==> flow/design.v <==
module gamma_mem (
    input logic [4:0] iter,
    output logic [15:0] gamma
);
    assign gamma =  (iter == 5'h0) ? 16'h8000 :
                    (iter == 5'h1) ? 16'h4b90 :
                    (iter == 5'h2) ? 16'h27ed :
                    (iter == 5'h3) ? 16'h1444 :
                    (iter == 5'h4) ? 16'h0a2c :
                    (iter == 5'h5) ? 16'h0517 :
                    (iter == 5'h6) ? 16'h028b :
                    (iter == 5'h7) ? 16'h0145 :
                    (iter == 5'h8) ? 16'h00a2 :
                    (iter == 5'h9) ? 16'h0051 :
                    (iter == 5'ha) ? 16'h0028 :
                    (iter == 5'hb) ? 16'h0014 :
                    (iter == 5'hc) ? 16'h000a :
                    (iter == 5'hd) ? 16'h0005 :
                    (iter == 5'he) ? 16'h0002 :
                    (iter == 5'hf) ? 16'h0001 : 
                                     16'h0000;
endmodule
module signed_lte (
    output logic out, 
    input logic [17:0] opA, 
    input logic [17:0] opB
    );
        assign out = opA[17] ? opB[17] ? opA <=  opB  
                                       : 1           
                             : opB[17] ? 0           
                                       : opA <= opB;  
endmodule
module cordic #(
    parameter D_WIDTH = 16,
    parameter Q_BITS  = 13
)(
    input  logic [15:0] theta,
    input  logic in_valid,
    output logic ready,
    output logic out_valid,
    output logic signed [15:0] sin,
    output logic signed [15:0] cos,
    input logic clk,
    input logic rstb
);
    localparam MAX_ITER = 16;
    reg [4:0] iter;
    reg [1:0] state;
    reg signed [17:0] theta_store;
    reg        [1 :0] domain;
    reg signed [17:0] theta_iter;
    reg signed [17:0] vec [1:0];
    wire [15:0] gamma_i;
    wire sigma;
    always @ (posedge clk or negedge rstb) begin
        if (!rstb) begin
            iter <= 0;
            state <= 0;
            vec[0] <= 18'hffff;
            vec[1] <= 18'h0;
            theta_store <= 18'h0;
            theta_iter  <= 18'h0;
            domain      <= 2'b00;
            ready <= 1;
            out_valid <= 0;
            sin <= 16'h0;
            cos <= 16'h0;
        end else begin
            case (state)
                0 : begin  
                        out_valid <= 0;
                        if (in_valid) begin
                            theta_store[15:0]   <=  (theta[15:14] == 2'b00) ? (theta << 2)             :
                                                    (theta[15:14] == 2'b01) ? (16'h7fff - theta) << 2  :
                                                    (theta[15:14] == 2'b10) ? (theta - 16'h7fff) << 2  :
                                                    (theta[15:14] == 2'b11) ? (16'hffff - theta) << 2  :
                                                    0;
                            domain              <= theta[15:14];
                            theta_store[17:16]  <= 0;
                            state               <= 1;
                            out_valid   <= 0;
                            ready       <= 0;
                            sin         <= 16'h0;
                            cos         <= 16'h0;
                        end
                    end
                1 : begin  
                    if (iter == MAX_ITER) begin
                        iter        <= 0;
                        theta_iter  <= 0;
                        cos     <=  (domain == 2'b00) || (domain == 2'b11)          ? 
                                    (vec[0] * 39797) >>> (17 + 15 - Q_BITS)         :
                                    ~((vec[0] * 39797) >>> (17 + 15 - Q_BITS)) + 1  ;
                        sin     <=  (domain == 2'b00) || (domain == 2'b01)          ? 
                                    (vec[1] * 39797) >>> (17 + 15 - Q_BITS)         :
                                    ~((vec[1] * 39797) >>> (17 + 15 - Q_BITS)) + 1  ;
                        vec[0]  <= 18'hffff;
                        vec[1]  <= 18'h0;
                        state       <= 0;
                        out_valid   <= 1;
                        ready       <= 1;
                    end else begin
                        iter        <=  iter + 1;
                        theta_iter  <=  (sigma)  ? 
                                            theta_iter + gamma_i    :
                                            theta_iter - gamma_i;
                        vec[0]      <=  (sigma)  ?
                                        vec[0] - ( (vec[1][17] ? ~(18'h3ffff >> iter) : 18'h0) | vec[1] >> iter)    :
                                        vec[0] + ( (vec[1][17] ? ~(18'h3ffff >> iter) : 18'h0) | vec[1] >> iter);
                        vec[1]      <=  (sigma)  ?
                                        vec[1] + ( (vec[0][17] ? ~(18'h3ffff >> iter) : 18'h0) | vec[0] >> iter)    :
                                        vec[1] - ( (vec[0][17] ? ~(18'h3ffff >> iter) : 18'h0) | vec[0] >> iter);
                    end
                end
                default : begin
                    iter <= 0;
                    state <= 0;
                    vec[0] <= 17'hffff;
                    vec[1] <= 17'h0;
                    theta_store <= 17'h0;
                    theta_iter  <= 17'h0;
                    ready <= 1;
                    out_valid <= 0;
                    sin <= 16'h0;
                    cos <= 16'h0;
                end
            endcase
        end
    end  
    gamma_mem gm0 (.iter(iter), .gamma(gamma_i));
    signed_lte slte0 (.out(sigma), .opA(theta_iter), .opB(theta_store));
endmodule
module mul #(
  parameter D_WIDTH = 19,
  parameter Q_BITS = 15
) (
  input logic clk,
  input logic signed [D_WIDTH-1:0] a, b,
  output logic signed [D_WIDTH-1:0] out
  );
logic signed [2*D_WIDTH-1:0] multiply;
assign multiply = a * b;
assign out = multiply >>> Q_BITS;
endmodule
module matmul_stage #(
  parameter D_WIDTH = 19,
  parameter Q_BITS = 15
) (
  input logic clk, rstb,
  input logic signed [D_WIDTH-1:0] a_in, b_in, c_in, d_in, e_in, f_in,
  input logic start,
  output logic signed [D_WIDTH-1:0] alpha, beta,
  output logic done
);
enum logic [2:0] {IDLE, MATH0, MATH1, MATH2, MATH3, MATH4, FINISH} state, next_state;
logic signed [D_WIDTH-1:0] a_pass, b_pass, out_pass;   
logic signed [D_WIDTH-1:0] a, a_c, b, b_c, c, c_c, d, d_c, e, e_c, f, f_c;   
logic signed [D_WIDTH-1:0] mult1, mult1_c, mult2, mult2_c;
logic signed [D_WIDTH-1:0] out1, out1_c, out2, out2_c;
mul #(
  .D_WIDTH(D_WIDTH),
  .Q_BITS(Q_BITS)
) mul_inst (
  .clk(clk),
  .a(a_pass),
  .b(b_pass),
  .out(out_pass)
);
always_ff @(posedge clk or negedge rstb) begin
  if (!rstb) begin
    a <= 0;
    b <= 0;
    c <= 0;
    d <= 0; 
    e <= 0;
    f <= 0;
    state <= IDLE;
    mult1 <= 0;
    mult2 <= 0;
    out1  <= 0;
    out2  <= 0;
  end else begin
    a <= a_c;
    b <= b_c;
    c <= c_c;
    d <= d_c;
    e <= e_c;
    f <= f_c;
    state <= next_state;
    mult1 <= mult1_c;
    mult2 <= mult2_c;
    out1  <= out1_c;
    out2  <= out2_c;
  end
end
always_comb begin
  a_c = a;
  b_c = b;
  c_c = c;
  d_c = d;
  e_c = e;
  f_c = f;
  next_state = state;
  mult1_c    = mult1;
  mult2_c    = mult2;
  out1_c     = out1;
  out2_c     = out2;
  a_pass = 0;
  b_pass = 0;
  alpha = 0;
  beta  = 0;
  done  = 0;
  case(state)
    IDLE: begin
      if(start) begin
        a_c = a_in;
        b_c = b_in;
        c_c = c_in;
        d_c = d_in;
        e_c = e_in;
        f_c = f_in;
        next_state = MATH0;
      end
    end
    MATH0: begin
      a_pass     = a;
      b_pass     = e;
      mult1_c    = out_pass;
      next_state = MATH1;
    end
    MATH1: begin
      a_pass     = b;
      b_pass     = f;
      mult2_c    = out_pass;
      next_state = MATH2;
    end
    MATH2: begin
      a_pass     = c;
      b_pass     = e;
      mult1_c    = out_pass;
      out1_c     = mult1 + mult2;
      next_state = MATH3;
    end
    MATH3: begin
      a_pass     = d;
      b_pass     = f;
      mult2_c    = out_pass;
      next_state = MATH4;
    end
    MATH4: begin
      out2_c     = mult1 + mult2;
      next_state = FINISH;
    end
    FINISH: begin
      alpha      = out1;
      beta       = out2;
      done       = 1;
      next_state = IDLE;
    end
  endcase;
end
endmodule
module matmul #(
  parameter D_WIDTH = 19,
  parameter Q_BITS = 15
) (
  input logic clk, rstb,
  input logic signed [D_WIDTH-1:0] a_in, b_in, sin_in, cos_in,
  input logic start,
  input logic [1:0] op_in,
  output logic signed [D_WIDTH-1:0] a_out, b_out,
  output logic done
);
localparam logic signed [D_WIDTH-1:0] one_div_sqrt_3 = 0.5773502692 * (2**Q_BITS);
localparam logic signed [D_WIDTH-1:0] two_div_sqrt_3 = 1.1547005384 * (2**Q_BITS);
localparam logic signed [D_WIDTH-1:0] neg_one_div_2 = -0.5 * (2**Q_BITS);
localparam logic signed [D_WIDTH-1:0] sqrt_3_div_2 = 0.8660254038 * (2**Q_BITS);
localparam logic signed [D_WIDTH-1:0] one_quantized = 1 * (2**Q_BITS);
logic signed [D_WIDTH-1:0] a_pass, b_pass, c_pass, d_pass, e_pass, f_pass;
logic signed [D_WIDTH-1:0] alpha_pass, beta_pass;
logic start_pass, done_pass;
logic signed [D_WIDTH-1:0] a, a_c, b, b_c, sin, sin_c, cos, cos_c;
logic [1:0] op, op_c;
enum logic [1:0] {IDLE, SET, WAIT} state, next_state;
matmul_stage #(
  .D_WIDTH(D_WIDTH),
  .Q_BITS(Q_BITS)
) matmul_stage_inst(
  .clk(clk),
  .rstb(rstb),
  .a_in(a_pass),
  .b_in(b_pass),
  .c_in(c_pass),
  .d_in(d_pass),
  .e_in(e_pass),
  .f_in(f_pass),
  .start(start_pass),
  .alpha(alpha_pass),
  .beta(beta_pass),
  .done(done_pass)
);
always_ff @(posedge clk or negedge rstb) begin
  if (!rstb) begin
    a     <= 0;
    b     <= 0;
    sin   <= 0;
    cos   <= 0;
    op    <= 0;
    state <= IDLE;
  end else begin
    a     <= a_c;
    b     <= b_c;
    sin   <= sin_c;
    cos   <= cos_c;
    op    <= op_c;
    state <= next_state;
  end
end
always_comb begin
  a_c   = a;
  b_c   = b;
  sin_c = sin;
  cos_c = cos;
  op_c  = op;
  next_state = state;
  start_pass = 0;
  a_pass = 0;
  b_pass = 0;
  c_pass = 0;
  d_pass = 0;
  e_pass = 0;
  f_pass = 0;
  done = 0;
  a_out = 0;
  b_out = 0;
  case(state)
    IDLE: begin
      if (start) begin
        a_c = a_in;
        b_c = b_in;
        sin_c = sin_in;
        cos_c = cos_in;
        op_c = op_in;
        next_state = SET;
      end
    end
    SET: begin
      start_pass = 1;
      next_state = WAIT;
      if(op[1]) begin  
        a_pass = cos;
        d_pass = cos;
        e_pass = a;
        f_pass = b;
        if(op[0]) begin  
          b_pass = -sin;
          c_pass = sin; 
        end else begin   
          b_pass = sin;
          c_pass = -sin;
        end
      end else begin   
        a_pass = one_quantized;
        b_pass = 0;
        e_pass = a;
        f_pass = b;
        if(op[0]) begin  
          c_pass = neg_one_div_2;
          d_pass = sqrt_3_div_2;
        end else begin  
          c_pass = one_div_sqrt_3;
          d_pass = two_div_sqrt_3;
        end
      end
    end
    WAIT: begin
      if (done_pass) begin
        a_out = alpha_pass;
        b_out = beta_pass;
        done  = 1;
        next_state = IDLE;
      end
    end
  endcase
end
endmodule
module mult #(
    parameter D_WIDTH = 16,
    parameter Q_BITS  = 13
) (
    input signed [D_WIDTH-1:0] a,
    input signed [D_WIDTH-1:0] b,
    output signed [D_WIDTH-1:0] out
);
    wire signed [2*D_WIDTH-1:0] out_full;
    assign out_full = a * b;
    assign out = out_full[D_WIDTH+Q_BITS-1 : Q_BITS];
endmodule
module pid #(
    parameter D_WIDTH = 16,
    parameter Q_BITS = 13
) (
    input logic                         clk,
    input logic                         rstb,
    input logic                         clear,
    input logic                         iterate_enable,
    input logic signed  [D_WIDTH-1:0]   kp,
    input logic signed  [D_WIDTH-1:0]   ki,
    input logic signed  [D_WIDTH-1:0]   target,
    input logic signed  [D_WIDTH-1:0]   measurement,
    output logic signed [D_WIDTH-1:0]   out,   
    output logic                        out_valid
);
    reg signed  [D_WIDTH-1:0]   mult_a, mult_b;
    wire signed [D_WIDTH-1:0]   mult_out;
    reg         [3:0]           state;
    reg signed  [D_WIDTH-1:0]   curr_error, prev_error;
    reg signed  [D_WIDTH-1:0]   curr_int,   prev_int;    
    always @ (posedge clk or negedge rstb) begin
        if (!rstb) begin
            state       <= 0;
            out         <= 0;
            out_valid   <= 0;
            curr_error  <= 0;
            curr_int    <= 0;
            prev_error  <= 0;
            prev_int    <= 0;
            mult_a      <= 0;
            mult_b      <= 0;
        end else if (clear) begin
            state       <= 0;
            out         <= 0;
            out_valid   <= 0;
            curr_error  <= 0;
            curr_int    <= 0;
            prev_error  <= 0;
            prev_int    <= 0;
            mult_a      <= 0;
            mult_b      <= 0;
        end else begin
            case (state)
                0 : begin  
                    out_valid <= 0;
                    if (iterate_enable) 
                        state <= 1;
                end
                1 : begin  
                    curr_error  <= target - measurement;  
                    mult_a      <= kp;
                    mult_b      <= target - measurement;
                    state <= 2;
                end
                2 : begin  
                    out         <= mult_out;  
                    curr_int    <= curr_error + prev_error;  
                    prev_error  <= curr_error;  
                    mult_a      <= ki;
                    mult_b      <= curr_error + prev_error;
                    state       <= 3;
                end
                3 : begin  
                    curr_int <= mult_out;  
                    state   <= 4;
                end
                4 : begin  
                    curr_int <= curr_int + prev_int;  
                    state   <= 5;
                end
                5 : begin  
                    prev_int    <= curr_int;  
                    out         <= out + curr_int;  
                    out_valid   <= 1;
                    state       <= 0;
                end
                default : begin  
                    state       <= 0;
                    out         <= 0;
                    out_valid   <= 0;
                    curr_error  <= 0;
                    curr_int    <= 0;
                    prev_error  <= 0;
                    prev_int    <= 0;
                    mult_a      <= 0;
                    mult_b      <= 0;
                end                
            endcase
        end
    end
    mult #(
        .D_WIDTH    (D_WIDTH),
        .Q_BITS     (Q_BITS)
    ) mult0 (
        .a      (mult_a),
        .b      (mult_b),
        .out    (mult_out)
    );
endmodule
module v_to_t #(
    parameter D_WIDTH = 16,
    parameter Q_BITS = 13
)(
    input logic [D_WIDTH - 1 : 0] v,
    input logic [D_WIDTH - 1 : 0] top,
    output logic [D_WIDTH - 1 : 0] t
);
    wire [    D_WIDTH - 1 : 0] diff;
    wire [2 * D_WIDTH - 1 : 0] t_long;
    assign diff = ({1'b0, {(D_WIDTH - 1){1'b1}}} - v);
    assign t_long = top * diff;
    assign t = t_long[2 * D_WIDTH - 1 : D_WIDTH];
endmodule
module svm #(
    parameter D_WIDTH = 16,
    parameter Q_BITS = 13
)(
    output logic pwmA, 
    output logic pwmB, 
    output logic pwmC, 
    output logic halt,
    input  logic [D_WIDTH - 1 : 0] vA, 
    input  logic [D_WIDTH - 1 : 0] vB, 
    input  logic [D_WIDTH - 1 : 0] vC, 
    input  logic [D_WIDTH - 1 : 0] periodTop,
    input  logic in_valid,
    output logic out_valid,
    input  logic clk, 
    input  logic rstb
);
    reg [2:0] state;
    reg [D_WIDTH - 1 : 0] counter;
    reg [D_WIDTH - 1 : 0] delta;
    reg rising, calc_ready;
    reg [D_WIDTH - 1 : 0] vA_store, vB_store, vC_store;
    reg [D_WIDTH - 1 : 0] tA, tB, tC;
    wire [D_WIDTH - 1 : 0] v_pass, t_pass;
    wire pwmA_c, pwmB_c, pwmC_c;
    assign v_pass = (state == 1) ? vA :
                    (state == 2) ? vB :
                    (state == 3) ? vC :
                    0;
    assign pwmA_c = calc_ready & (counter >= tA);
    assign pwmB_c = calc_ready & (counter >= tB);
    assign pwmC_c = calc_ready & (counter >= tC);
    assign halt = counter == 0;
    always @ (posedge clk or negedge rstb) begin
        if (!rstb) begin
            counter   <= 0;
            delta     <= 1;
            rising    <= 1;
            out_valid <= 0;
            state     <= 0;
            tA      <= 0;
            tB      <= 0;
            tC      <= 0;
            vA_store <= 0;
            vB_store <= 0;
            vC_store <= 0;
            pwmA    <= 0;
            pwmB    <= 0;
            pwmC    <= 0;
            calc_ready <= 0;
        end else begin
            case (state)
                0 : begin
                    out_valid <= 0;
                    if (in_valid) begin
                        state <= 1;
                        delta <= 1;
                        vA_store <= vA;
                        vB_store <= vB;
                        vC_store <= vC;
                    end
                end
                1 : begin
                    tA <= t_pass;
                    state <= 2;
                end
                2 : begin
                    tB <= t_pass;
                    state <= 3;
                end
                3 : begin
                    tC <= t_pass;
                    state <= 4;
                    calc_ready <= 1;
                end
                4 : begin
                    if (!rising & counter == 1) begin
                        counter     <= 0;
                        state       <= 0;
                        out_valid   <= 1;
                        calc_ready  <= 0;
                        pwmA    <= 0;
                        pwmB    <= 0;
                        pwmC    <= 0;
                    end
                    pwmA    <= pwmA_c;
                    pwmB    <= pwmB_c;
                    pwmC    <= pwmC_c;
                    counter <= counter + delta;
                    delta <=    rising ?    (counter == periodTop - 1)  ? ~delta + 1 : delta     
                                :
                                            (counter == 1)              ? ~delta + 1 : delta;    
                    rising <=   rising ?    (counter == periodTop - 1)  ? ~rising : rising     
                                :
                                            (counter == 1)              ? ~rising : rising;    
                end
                default : begin
                    counter   <= 0;
                    delta     <= 1;
                    rising    <= 1;
                    out_valid <= 0;
                    state     <= 0;
                    tA      <= 0;
                    tB      <= 0;
                    tC      <= 0;
                    vA_store <= 0;
                    vB_store <= 0;
                    vC_store <= 0;
                    pwmA    <= 0;
                    pwmB    <= 0;
                    pwmC    <= 0;
                    calc_ready <= 0;
                end
            endcase
        end
    end
    v_to_t #(
        .D_WIDTH (D_WIDTH)
    ) v2t0 (
        .v   (v_pass),
        .top (periodTop),
        .t   (t_pass)
    );
endmodule
module top #(
    parameter D_WIDTH = 16,
    parameter Q_BITS  = 13
)(
  input logic [D_WIDTH - 1 : 0] angle_in,
  input logic signed [D_WIDTH - 1 : 0] currA_in,
  input logic signed [D_WIDTH - 1 : 0] currB_in,
  input logic signed [D_WIDTH - 1 : 0] currC_in,
  input logic signed [D_WIDTH - 1 : 0] currT_in,
  input logic        [D_WIDTH - 1 : 0] periodTop,
  output logic pwmA_out,
  output logic pwmB_out,
  output logic pwmC_out,
  input logic signed [D_WIDTH - 1 : 0]  kpd, kpq,
  input logic signed [D_WIDTH - 1 : 0]  kid, kiq,
  input logic clear_pid,
  input  logic clk,
  input  logic rstb,
  input  logic valid,
  output logic ready
);
  reg [         15 : 0] angle_r;
  reg [D_WIDTH - 1 : 0] currA_r;
  reg [D_WIDTH - 1 : 0] currB_r;
  reg [D_WIDTH - 1 : 0] currC_r;
  reg [D_WIDTH - 1 : 0] currT_r;
  reg [         15 : 0] periodTop_r;
  reg [4:0]             state;
  reg  [D_WIDTH - 1 : 0] a_in_matmul;
  reg  [D_WIDTH - 1 : 0] b_in_matmul;
  reg  [1:0]             op_in_matmul;
  wire [D_WIDTH - 1 : 0] a_out_matmul;
  wire [D_WIDTH - 1 : 0] b_out_matmul;
  reg [D_WIDTH - 1 : 0] c_out_calc;
  reg [D_WIDTH - 1 : 0] park_d_r, park_q_r;
  reg [D_WIDTH - 1 : 0] va_r, vb_r;
  wire    cordic_out_valid;
  wire    matmul_out_valid;
  wire    pid_d_out_valid;
  wire    pid_q_out_valid;
  wire    svm_out_valid;
  reg     cordic_done;
  reg     clarke_done;
  reg     pid_d_done;
  reg     pid_q_done;
  wire    [         15 : 0] sin, cos;
  wire    [D_WIDTH - 1 : 0] pid_d_out, pid_q_out;
  reg     start_cordic;
  reg     start_matmul;
  reg     start_PID;
  reg     start_svm;
  always @(posedge clk or negedge rstb) begin
    if (!rstb) begin
      angle_r       <= 0;
      currA_r       <= 0;
      currB_r       <= 0;
      currC_r       <= 0;
      currT_r       <= 0;
      periodTop_r   <= 0;
      state         <= 0;
      ready         <= 1;
      start_cordic  <= 0;
      start_matmul  <= 0;
      start_PID     <= 0;
      start_svm     <= 0;
      clarke_done   <= 0;
      cordic_done   <= 0;
      pid_d_done    <= 0;
      pid_q_done    <= 0;
      a_in_matmul   <= 0;
      b_in_matmul   <= 0;
      op_in_matmul  <= 0;
      c_out_calc    <= 0;
      park_d_r      <= 0;
      park_q_r      <= 0;
      va_r          <= 0;
      vb_r          <= 0;
    end else begin
      case (state)
        0 : begin  
          if (valid) begin
            angle_r     <= angle_in;
            currA_r     <= currA_in;
            currB_r     <= currB_in;
            currC_r     <= currC_in;
            currT_r     <= currT_in;
            periodTop_r <= periodTop[15:0];
            state <= 1;
            ready <= 0;
            op_in_matmul  <= 0;
            a_in_matmul   <= currA_in;
            b_in_matmul   <= currB_in;
            start_cordic  <= 1;
            start_matmul  <= 1;
          end
        end
        1 : begin  
          start_cordic  <= 0;
          start_matmul  <= 0;
          if  ((clarke_done      && cordic_out_valid) || 
               (cordic_done      && matmul_out_valid) || 
               (matmul_out_valid && cordic_out_valid)) begin
            clarke_done <= 0;
            cordic_done <= 0;
            op_in_matmul  <= 2;
            a_in_matmul   <= a_out_matmul;
            b_in_matmul   <= b_out_matmul;
            start_matmul <= 1;
            state <= 2;
          end else begin
            clarke_done <= matmul_out_valid ? 1 : clarke_done;
            cordic_done <= cordic_out_valid ? 1 : cordic_done;
          end
        end
        2 : begin  
          start_matmul <= 0;
          if (matmul_out_valid) begin
            park_d_r  <= a_out_matmul;
            park_q_r  <= b_out_matmul;
            start_PID <= 1;
            state <= 3;
          end
        end
        3 : begin  
          start_PID <= 0;
          if (pid_d_out_valid) begin
            op_in_matmul  <= 3;
            a_in_matmul   <= pid_d_out;
            b_in_matmul   <= pid_q_out;
            start_matmul <= 1;
            state <= 4;
          end
        end
        4 : begin  
          start_matmul  <= 0;
          if (matmul_out_valid) begin
            op_in_matmul  <= 1;
            a_in_matmul   <= a_out_matmul;
            b_in_matmul   <= b_out_matmul;
            start_matmul <= 1;
            state <= 5;
          end
        end
        5 : begin  
          start_matmul  <= 0;
          if (matmul_out_valid) begin
            c_out_calc <= - a_out_matmul - b_out_matmul;
            va_r       <= a_out_matmul;
            vb_r       <= b_out_matmul;
            start_svm <= 1;
            state <= 6;
          end
        end
        6 : begin  
          start_svm <= 0;
          if (svm_out_valid) begin
            state <= 0;
            ready <= 1;
          end
        end
        default : begin  
          angle_r       <= 0;
          currA_r       <= 0;
          currB_r       <= 0;
          currC_r       <= 0;
          currT_r       <= 0;
          periodTop_r   <= 0;
          state         <= 0;
          ready         <= 1;
          start_cordic  <= 0;
          start_matmul  <= 0;
          start_PID     <= 0;
          start_svm     <= 0;
          clarke_done   <= 0;
          cordic_done   <= 0;
          a_in_matmul   <= 0;
          b_in_matmul   <= 0;
          op_in_matmul  <= 0;
          c_out_calc    <= 0;
        end
      endcase
    end
  end
    matmul #(
    .D_WIDTH  (D_WIDTH),
    .Q_BITS   (Q_BITS)
  ) matmul0 (
    .clk     (clk),
    .rstb    (rstb),
    .a_in    (a_in_matmul),
    .b_in    (b_in_matmul),
    .sin_in  (sin),
    .cos_in  (cos),
    .start   (start_matmul),
    .op_in   (op_in_matmul),
    .a_out   (a_out_matmul),
    .b_out   (b_out_matmul),
    .done    (matmul_out_valid)
  );
  svm #(
    .D_WIDTH    (D_WIDTH),
    .Q_BITS     (Q_BITS)
  ) svm0 (
    .pwmA       (pwmA_out), 
    .pwmB       (pwmB_out), 
    .pwmC       (pwmC_out), 
    .halt       (),
    .vA         (va_r), 
    .vB         (vb_r), 
    .vC         (c_out_calc), 
    .periodTop  (periodTop_r),
    .in_valid   (start_svm),
    .out_valid  (svm_out_valid),
    .clk        (clk), 
    .rstb       (rstb)
  );
  cordic #(
    .D_WIDTH  (D_WIDTH),
    .Q_BITS   (Q_BITS)
  ) cordic0 (
    .theta      (angle_r),
    .in_valid   (start_cordic),
    .ready      (),
    .out_valid  (cordic_out_valid),
    .sin        (sin),
    .cos        (cos),
    .clk        (clk),
    .rstb       (rstb)
  );
  pid #(
    .D_WIDTH    (D_WIDTH),
    .Q_BITS     (Q_BITS)
  ) pid_d (
    .clk            (clk),
    .rstb           (rstb),
    .clear          (clear_pid),
    .iterate_enable (start_PID),
    .kp             (kpd),
    .ki             (kid),
    .target         (16'b0),
    .measurement    (park_d_r),
    .out            (pid_d_out),
    .out_valid      (pid_d_out_valid)        
  );
  pid #(
    .D_WIDTH    (D_WIDTH),
    .Q_BITS     (Q_BITS)
  ) pid_q (
    .clk            (clk),
    .rstb           (rstb),
    .clear          (clear_pid),
    .iterate_enable (start_PID),
    .kp             (kpq),
    .ki             (kiq),
    .target         (currT_r),
    .measurement    (park_q_r),
    .out            (pid_q_out),
    .out_valid      (pid_q_out_valid)        
  );
endmodule
--- tool output ---
* From RTL to reports: top *
Module top before and after one edit of its RTL, step after step.
"unedited" refers to lines of the RTL above, "edited" to lines of the edited file.
"difference": "edited" minus "unedited" as printed here. "relative change": 100 x difference / "unedited".
Library cell names are shortened.
A cell with - has no value.

design
  top module = top
  clock port = clk
  standard-cell library = sky130hd
  library corner = tt_025C_1v80

* Diff *
The edit as a unified diff against the file above.
The edit is scripted: it alters the design's behaviour and was not made to optimise anything.

begin of diff
@@ -504,5 +504,5 @@
     output logic [D_WIDTH - 1 : 0] t
 );
-    wire [    D_WIDTH - 1 : 0] diff;
+    wire [    D_WIDTH/2-1 : 0] diff;
     wire [2 * D_WIDTH - 1 : 0] t_long;
     assign diff = ({1'b0, {(D_WIDTH - 1){1'b1}}} - v);
end of diff

* Word level *
Yosys after proc, flatten, opt, wreduce and memory -nomap, before mapping. Print and check cells are not counted.

word-level totals
  what                         unedited  edited  difference  relative change (%)
  flip-flop bits (word level)  841       817     -24         -2.85
  elaborated cells             490       490     0           0.00
  input port bits              164       164     0           0.00
  output and inout bits        4         4       0           0.00

operators by class
  what                        unedited  edited  difference  relative change (%)
  equal/unequal tests         85        85      0           0.00
  reduce/logical cells        73        73      0           0.00
  $mul                        6         6       0           0.00
  shift operators             3         3       0           0.00
  add/subtract/negate cells   28        28      0           0.00
  bitwise gates (word level)  23        23      0           0.00
  order comparisons           4         4       0           0.00
  multiplexer cells           193       193     0           0.00

operators by type and width
  operator                                                          unedited  edited  difference  relative change (%)
  16-bit two-way mux                                                63        59      -4          -6.35
  8-bit two-way mux                                                 1         5       +4          +400.00
  16-bit parallel mux with 2-bit select                             18        17      -1          -5.56
  16-bit negation                                                   2         1       -1          -50.00
  16-bit subtractor                                                 2         1       -1          -50.00
  16-bit by 16-bit multiplier with 32-bit output                    1         0       -1          -100.00
  15-bit by 16-bit subtractor with 16-bit output with constant A    1         0       -1          -100.00
  16-bit by 8-bit multiplier with 24-bit output                     0         1       +1          -
  8-bit negation                                                    0         1       +1          -
  8-bit parallel mux with 2-bit select                              0         1       +1          -
  8-bit subtractor                                                  0         1       +1          -
  8-bit subtractor with constant A                                  0         1       +1          -
  1-bit two-way mux                                                 27        27      0           0.00
  2-bit by 1-bit inequality test with 1-bit output with constant B  21        21      0           0.00
  2-bit AND reduction                                               18        18      0           0.00
  1-bit inverter                                                    13        13      0           0.00
  1-bit parallel mux with 2-bit select                              11        11      0           0.00
  2-bit two-way mux                                                 10        10      0           0.00
  5-bit OR reduction                                                10        10      0           0.00
  5-bit two-way mux                                                 9         9       0           0.00
  4-bit OR reduction                                                9         9       0           0.00
  16-bit adder                                                      8         8       0           0.00
  5-bit by 4-bit equality test with 1-bit output with constant B    8         8       0           0.00
  18-bit two-way mux                                                8         8       0           0.00
  5-bit by 3-bit equality test with 1-bit output with constant B    7         7       0           0.00
  16-bit parallel mux with 3-bit select                             7         7       0           0.00
  2-bit inequality test with constant B                             6         6       0           0.00
  3-bit OR reduction                                                5         5       0           0.00

Not every row of either side is listed.

* Longest topological paths *
Yosys ltp: most cells in a row. Word level: on the elaborated netlist, between registers, memories and ports. Mapped: between sequential cells and ports; inverters and the memories' decode and read muxes count.

logic depth
  what                           unedited  edited  difference  relative change (%)
  word-level depth               21        21      0           0.00
  ABC_AREA                       0         0       -           -
  gate-level depth with buffers  32        29      -3          -9.38
  gate-level depth less buffers  29        26      -3          -10.34

* Netlist *
The flow's flattened synthesis, as Yosys stat reports it; memories are mapped. The netlist is that of the ABC_AREA named above (0 if unset); the other value can give another one.

synthesis totals
  what                            unedited   edited     difference  relative change (%)
  synthesis area (mm²)            0.0945782  0.0880294  -0.0065488  -6.92
  buffer cells                    440        411        -29         -6.59
  standard cells after synthesis  10289      9628       -661        -6.42
  flip-flop cells                 846        798        -48         -5.67
  area of sequential cells (mm²)  0.0212028  0.0200017  -0.0012011  -5.66

cell types
  cell type  unedited  edited  difference  relative change (%)
  inv_1      1722      1520    -202        -11.73
  fa_1       1188      1078    -110        -9.26
  nand2_1    1564      1455    -109        -6.97
  ha_1       893       793     -100        -11.20
  o21ai_0    528       465     -63         -11.93
  dfrtp_1    820       772     -48         -5.85
  xnor2_1    295       254     -41         -13.90
  and2_1     327       294     -33         -10.09
  nand3_1    127       158     +31         +24.41
  a21oi_1    283       311     +28         +9.89
  nor3_1     105       133     +28         +26.67
  xor2_1     135       162     +27         +20.00
  a22o_1     98        71      -27         -27.55
  o21a_1     46        21      -25         -54.35
  nor2_1     429       450     +21         +4.90
  clkbuf_1   388       369     -19         -4.90
  o21bai_1   38        19      -19         -50.00
  mux2i_1    23        42      +19         +82.61

Not every row of either side is listed.
The figures by module come from a second, unflattened synthesis with its own total; it is not the netlist above.

unflattened totals
  what                                     unedited  edited     difference  relative change (%)
  cell total of the unflattened synthesis  11047     10499      -548        -4.96
  area (unflattened synthesis) (mm²)       0.101107  0.0962448  -0.0048622  -4.81

Each row is one instance without its submodules.

by module, unedited
  module               area (mm²)  sequential area (mm²)  cells  instances
  cordic               0.0230446   0.0028002              2546   1
  mult                 0.0089373   0                      984    2
  pid                  0.007785    0.0029791              907    2
  mul                  0.008841    0                      981    1
  v_to_t (D_WIDTH=16)  0.0087296   0                      973    1
  top                  0.0078438   0.0044067              813    1
  matmul_stage         0.0077399   0.0041803              667    1
  svm                  0.0065463   0.0022809              746    1
  matmul               0.0041164   0.0017279              425    1
  signed_lte           0.0004792   0                      68     1
  gamma_mem            0.0003216   0                      46     1

by module, edited
  module               area (mm²)  sequential area (mm²)  cells  instances
  cordic               0.0230446   0.0028002              2546   1
  mult                 0.0089373   0                      984    2
  pid                  0.007785    0.0029791              907    2
  mul                  0.0088435   0                      975    1
  top                  0.0078438   0.0044067              813    1
  matmul_stage         0.0077399   0.0041803              667    1
  svm                  0.0065463   0.0022809              746    1
  matmul               0.0041164   0.0017279              425    1
  v_to_t (D_WIDTH=16)  0.003865    0                      431    1
  signed_lte           0.0004792   0                      68     1
  gamma_mem            0.0003216   0                      46     1

* Worst setup path after synthesis *
Path of least setup slack by OpenSTA after synthesis, without wires, with an ideal clock, recovery checks aside; 20% of the period is set as input and as output delay. Where synthesis merged equal registers, the netlist keeps one of their names.

timing post-synthesis
  what                           unedited              edited                                        difference  relative change (%)
  path kind                      reg-to-reg            reg-to-reg                                    -           -
  start                          register svm0.state   register matmul0.matmul_stage_inst.state      -           -
  end                            register svm0.tC[14]  register matmul0.matmul_stage_inst.mult1[15]  -           -
  delay of the path (ps)         7394                  7302                                          -92         -1.24
  arrival (ps)                   7260                  7165                                          -95         -1.31
  stages on the path             31                    26                                            -5          -16.13
  time at the first pin (ps)     0                     0                                             0           -
  path buffers                   4                     4                                             0           0.00
  path slack (ps)                2606                  2698                                          +92         -
  required time (ps)             9866                  9863                                          -3          -0.03
  library setup time (ps)        134                   137                                           +3          -
  period (ps)                    10000                 10000                                         0           0.00
  synthesis period reached (ps)  7394                  7302                                          -92         -1.24

"delay of the path" = arrival - input delay + setup time.
"stages on the path" counts driving pins, that of a launching flip-flop among them; a cell with two outputs on the path counts twice.
"synthesis period reached" is the clock period less the worst setup slack; recovery checks do not enter. This is arithmetic on one report: input and output delays are still those of the set period (20% each).
An end named without its bit number is one bit of that signal or, where synthesis recoded a state register, one of its new flip-flops.
Between the ends stands the longest chain of elaborated cells between them, by number of cells; it is not shown to be the way that was timed. Of several equally long chains one is given.
Each line given opens the expression or statement behind the cell; cells for indexed reads and writes are added by Yosys, which also makes memories of some case tables.
At most two assigning lines are given for a register; there are more.

on the way, post-synthesis, unedited
  path through = dfrtp_1 -> clkbuf_1 -> nor2b_1 -> clkbuf_1 -> clkbuf_1 -> a221o_1 -> o21ai_1 -> clkbuf_1 -> nand2_1 -> fa_1 -> inv_1 -> fa_1 -> inv_1 -> fa_1 -> inv_1 -> fa_1 -> inv_1 -> fa_1 -> fa_1 -> inv_1 -> ha_1 -> a21oi_1 -> o22ai_1 -> a311oi_1 -> a21oi_1 -> o311ai_1 -> a21oi_1 -> or3_1 -> a21oi_1 -> xor2_1 -> o22ai_1
  length of the longest elaborated chain = 7
  elaborated cells on any way between the ends = 12
  classes of those cells = 1 x add/sub; 1 x mul; 4 x eq/ne; 4 x mux; 2 x reduce/logical

RTL lines, path post-synthesis, unedited
  what                                            RTL line  text
  from (decl)                                     529       reg [2:0] state;
  from (assign)                                   551       state     <= 0;
  from (assign)                                   567       state <= 1;
  3-bit by 2-bit equality test with 1-bit output  539       (state == 3) ? vC :
  16-bit two-way mux                              539
  16-bit two-way mux                              538       (state == 2) ? vB :
  16-bit two-way mux                              537       assign v_pass = (state == 1) ? vA :
  15-bit by 16-bit subtractor with 16-bit output  508       assign diff = ({1'b0, {(D_WIDTH - 1){1'b1}}} - v);
  16-bit by 16-bit multiplier with 32-bit output  509       assign t_long = top * diff;
  16-bit parallel mux with 2-bit select           563       case (state)
  to (assign)                                     554       tC      <= 0;
  to (assign)                                     583       tC <= t_pass;
  to (decl)                                       534       reg [D_WIDTH - 1 : 0] tA, tB, tC;

on the way, post-synthesis, edited
  path through = dfrtp_1 -> clkbuf_1 -> or2_2 -> clkbuf_1 -> clkbuf_1 -> a22oi_1 -> clkbuf_1 -> nor2_1 -> fa_1 -> fa_1 -> inv_1 -> fa_1 -> fa_1 -> fa_1 -> inv_1 -> fa_1 -> ha_1 -> a21o_1 -> a21oi_1 -> o21ai_0 -> a211oi_1 -> o31ai_1 -> or4b_2 -> a31oi_1 -> xnor2_1 -> a21oi_1

RTL lines, path post-synthesis, edited
  what           RTL line  text
  from (decl)    155       enum logic [2:0] {IDLE, MATH0, MATH1, MATH2, MATH3, MATH4, FINISH} state, next_state;
  from (assign)  177       state <= IDLE;
  from (assign)  189       state <= next_state;
  to (assign)    178       mult1 <= 0;
  to (assign)    190       mult1 <= mult1_c;
  to (decl)      158       logic signed [D_WIDTH-1:0] mult1, mult1_c, mult2, mult2_c;

edited: Chain of elaborated cells between the ends: none given.

* Path in the finished layout *
Path of least setup slack in the final report of the runs of pair A (OpenROAD, finished layout, wires in). Where an end is a register, its clock arrival counts in the times.
The path's times are printed in steps of 10 ps; the period is the one set.

timing after layout
  what                        unedited              edited                       difference  relative change (%)
  path kind                   reg-to-reg            reg-to-reg                   -           -
  start                       register svm0.state   register cordic0.vec[0][10]  -           -
  end                         register svm0.tC[14]  register cordic0.cos[14]     -           -
  required time (ps)          9360                  9380                         +20         +0.21
  stages on the path          26                    25                           -1          -3.85
  time at the first pin (ps)  740                   730                          -10         -1.35
  arrival (ps)                8810                  8340                         -470        -5.33
  path buffers                2                     0                            -2          -100.00
  path slack (ps)             550                   1040                         +490        -
  library setup time (ps)     130                   110                          -20         -
  period (ps)                 8740                  8740                         0           0.00

An end named without its bit number is one bit of that signal or, where synthesis recoded a state register, one of its new flip-flops.
Between the ends stands the longest chain of elaborated cells between them, by number of cells; it is not shown to be the way that was timed. Of several equally long chains one is given.
At most two assigning lines are given for a register; there are more.

on the way, after layout, unedited
  path through = dfrtp_1 -> inv_1 -> buf_4 -> o21ai_1 -> buf_4 -> nand2_1 -> fa_1 -> inv_1 -> fa_1 -> fa_1 -> inv_1 -> fa_1 -> inv_1 -> fa_1 -> fa_1 -> ha_1 -> a21oi_1 -> o22ai_1 -> a311oi_1 -> a21oi_1 -> o311ai_1 -> a21oi_1 -> or3_1 -> a21oi_1 -> xor2_1 -> o22ai_1
  length of the longest elaborated chain = 7
  elaborated cells on any way between the ends = 12
  classes of those cells = 1 x add/sub; 1 x mul; 4 x eq/ne; 4 x mux; 2 x reduce/logical

RTL lines, path after layout, unedited
  what                                            RTL line  text
  from (decl)                                     529       reg [2:0] state;
  from (assign)                                   551       state     <= 0;
  from (assign)                                   567       state <= 1;
  3-bit by 2-bit equality test with 1-bit output  539       (state == 3) ? vC :
  16-bit two-way mux                              539
  16-bit two-way mux                              538       (state == 2) ? vB :
  16-bit two-way mux                              537       assign v_pass = (state == 1) ? vA :
  15-bit by 16-bit subtractor with 16-bit output  508       assign diff = ({1'b0, {(D_WIDTH - 1){1'b1}}} - v);
  16-bit by 16-bit multiplier with 32-bit output  509       assign t_long = top * diff;
  16-bit parallel mux with 2-bit select           563       case (state)
  to (assign)                                     554       tC      <= 0;
  to (assign)                                     583       tC <= t_pass;
  to (decl)                                       534       reg [D_WIDTH - 1 : 0] tA, tB, tC;

on the way, after layout, edited
  path through = dfstp_2 -> ha_1 -> inv_1 -> fa_1 -> inv_1 -> fa_1 -> inv_1 -> fa_1 -> inv_1 -> fa_1 -> fa_1 -> ha_1 -> nand4_1 -> a211oi_1 -> a41oi_1 -> a21oi_1 -> xnor2_1 -> ha_1 -> nand3_1 -> a2111oi_0 -> a31oi_1 -> or3_1 -> o31ai_2 -> mux2i_1 -> a22o_1
  length of the longest elaborated chain = 6
  elaborated cells on any way between the ends = 6
  classes of those cells = 1 x add/sub; 1 x mul; 3 x mux; 1 x logic

RTL lines, path after layout, edited
  what                                            RTL line  text
  from (decl)                                     52        reg signed [17:0] vec [1:0];
  from (assign)                                   59        vec[0] <= 18'hffff;
  from (assign)                                   107       vec[0]      <=  (sigma)  ?
  18-bit by 17-bit multiplier with 32-bit output  93        ~((vec[0] * 39797) >>> (17 + 15 - Q_BITS)) + 1  ;
  13-bit inverter with 16-bit output              93
  16-bit by 2-bit adder with 16-bit output        93
  16-bit two-way mux                              91        cos     <=  (domain == 2'b00) || (domain == 2'b11)          ?
  16-bit two-way mux                              88        if (iter == MAX_ITER) begin
  16-bit parallel mux with 2-bit select           69        case (state)
  to (assign)                                     67        cos <= 16'h0;
  to (assign)                                     91
  to (decl)                                       42        output logic signed [15:0] cos,

* Flow runs *
Both versions went through the flow (Yosys, OpenROAD) with the same settings in each pair. Constraints: input delay and output delay 20% of the set period each, output load 0.01 pF.

settings, pair A
  CORE_UTILIZATION = 40
  PLACE_DENSITY = 0.6
  period_ns = 8.74
  CAP_MARGIN = 20
  CORE_MARGIN = 2
  SLEW_MARGIN = 20

results, pair A
  what                                       unedited   edited     difference  relative change (%)
  overall die area (mm²)                     0.24035    0.223843   -0.016507   -6.87
  standard-cell area after layout (mm²)      0.103046   0.0957756  -0.0072704  -7.06
  worst setup slack after layout (ps)        550        1042       +492        -
  total design power (mW)                    8.914      8.078      -0.836      -9.38
  total negative slack on setup checks (ps)  0          0          0           -
  final design utilization                   0.438      0.437      -0.001      -
  clock period achieved (ps)                 8190       7698       -492        -6.01
  post-route worst hold slack (ps)           468        367        -101        -
  chip area in the Yosys report (mm²)        0.0945782  0.0880294  -0.0065488  -6.92

settings, pair B
  ABC_AREA = 1
  CELL_PAD_IN_SITES_GLOBAL_PLACEMENT = 3
  CORE_ASPECT_RATIO = 0.58
  CORE_UTILIZATION = 28
  CTS_CLUSTER_DIAMETER = 346
  MAX_ROUTING_LAYER = met4
  PLACE_DENSITY_LB_ADDON = 0.19
  SETUP_SLACK_MARGIN = 1.61
  SLEW_MARGIN = 30
  period_ns = 11.7
  CAP_MARGIN = 20
  CORE_MARGIN = 2

results, pair B
  what                                       unedited   edited     difference  relative change (%)
  overall die area (mm²)                     0.365706   0.338433   -0.027273   -7.46
  standard-cell area after layout (mm²)      0.111648   0.103584   -0.008064   -7.22
  worst setup slack after layout (ps)        3548       2761       -787        -
  total design power (mW)                    12.098     7.536      -4.562      -37.71
  total negative slack on setup checks (ps)  0          0          0           -
  final design utilization                   0.312      0.312      0.000       -
  clock period achieved (ps)                 8152       8939       +787        +9.65
  post-route worst hold slack (ps)           476        457        -19         -
  chip area in the Yosys report (mm²)        0.1009981  0.0934146  -0.0075835  -7.51

"clock period achieved": clock period set for the run, less the worst setup slack. It is reckoned from that one timing run; input and output delays stay at 20% of the period that was set.
"total design power" is the tool's figure for a default switching activity; nothing was simulated.
--- end ---
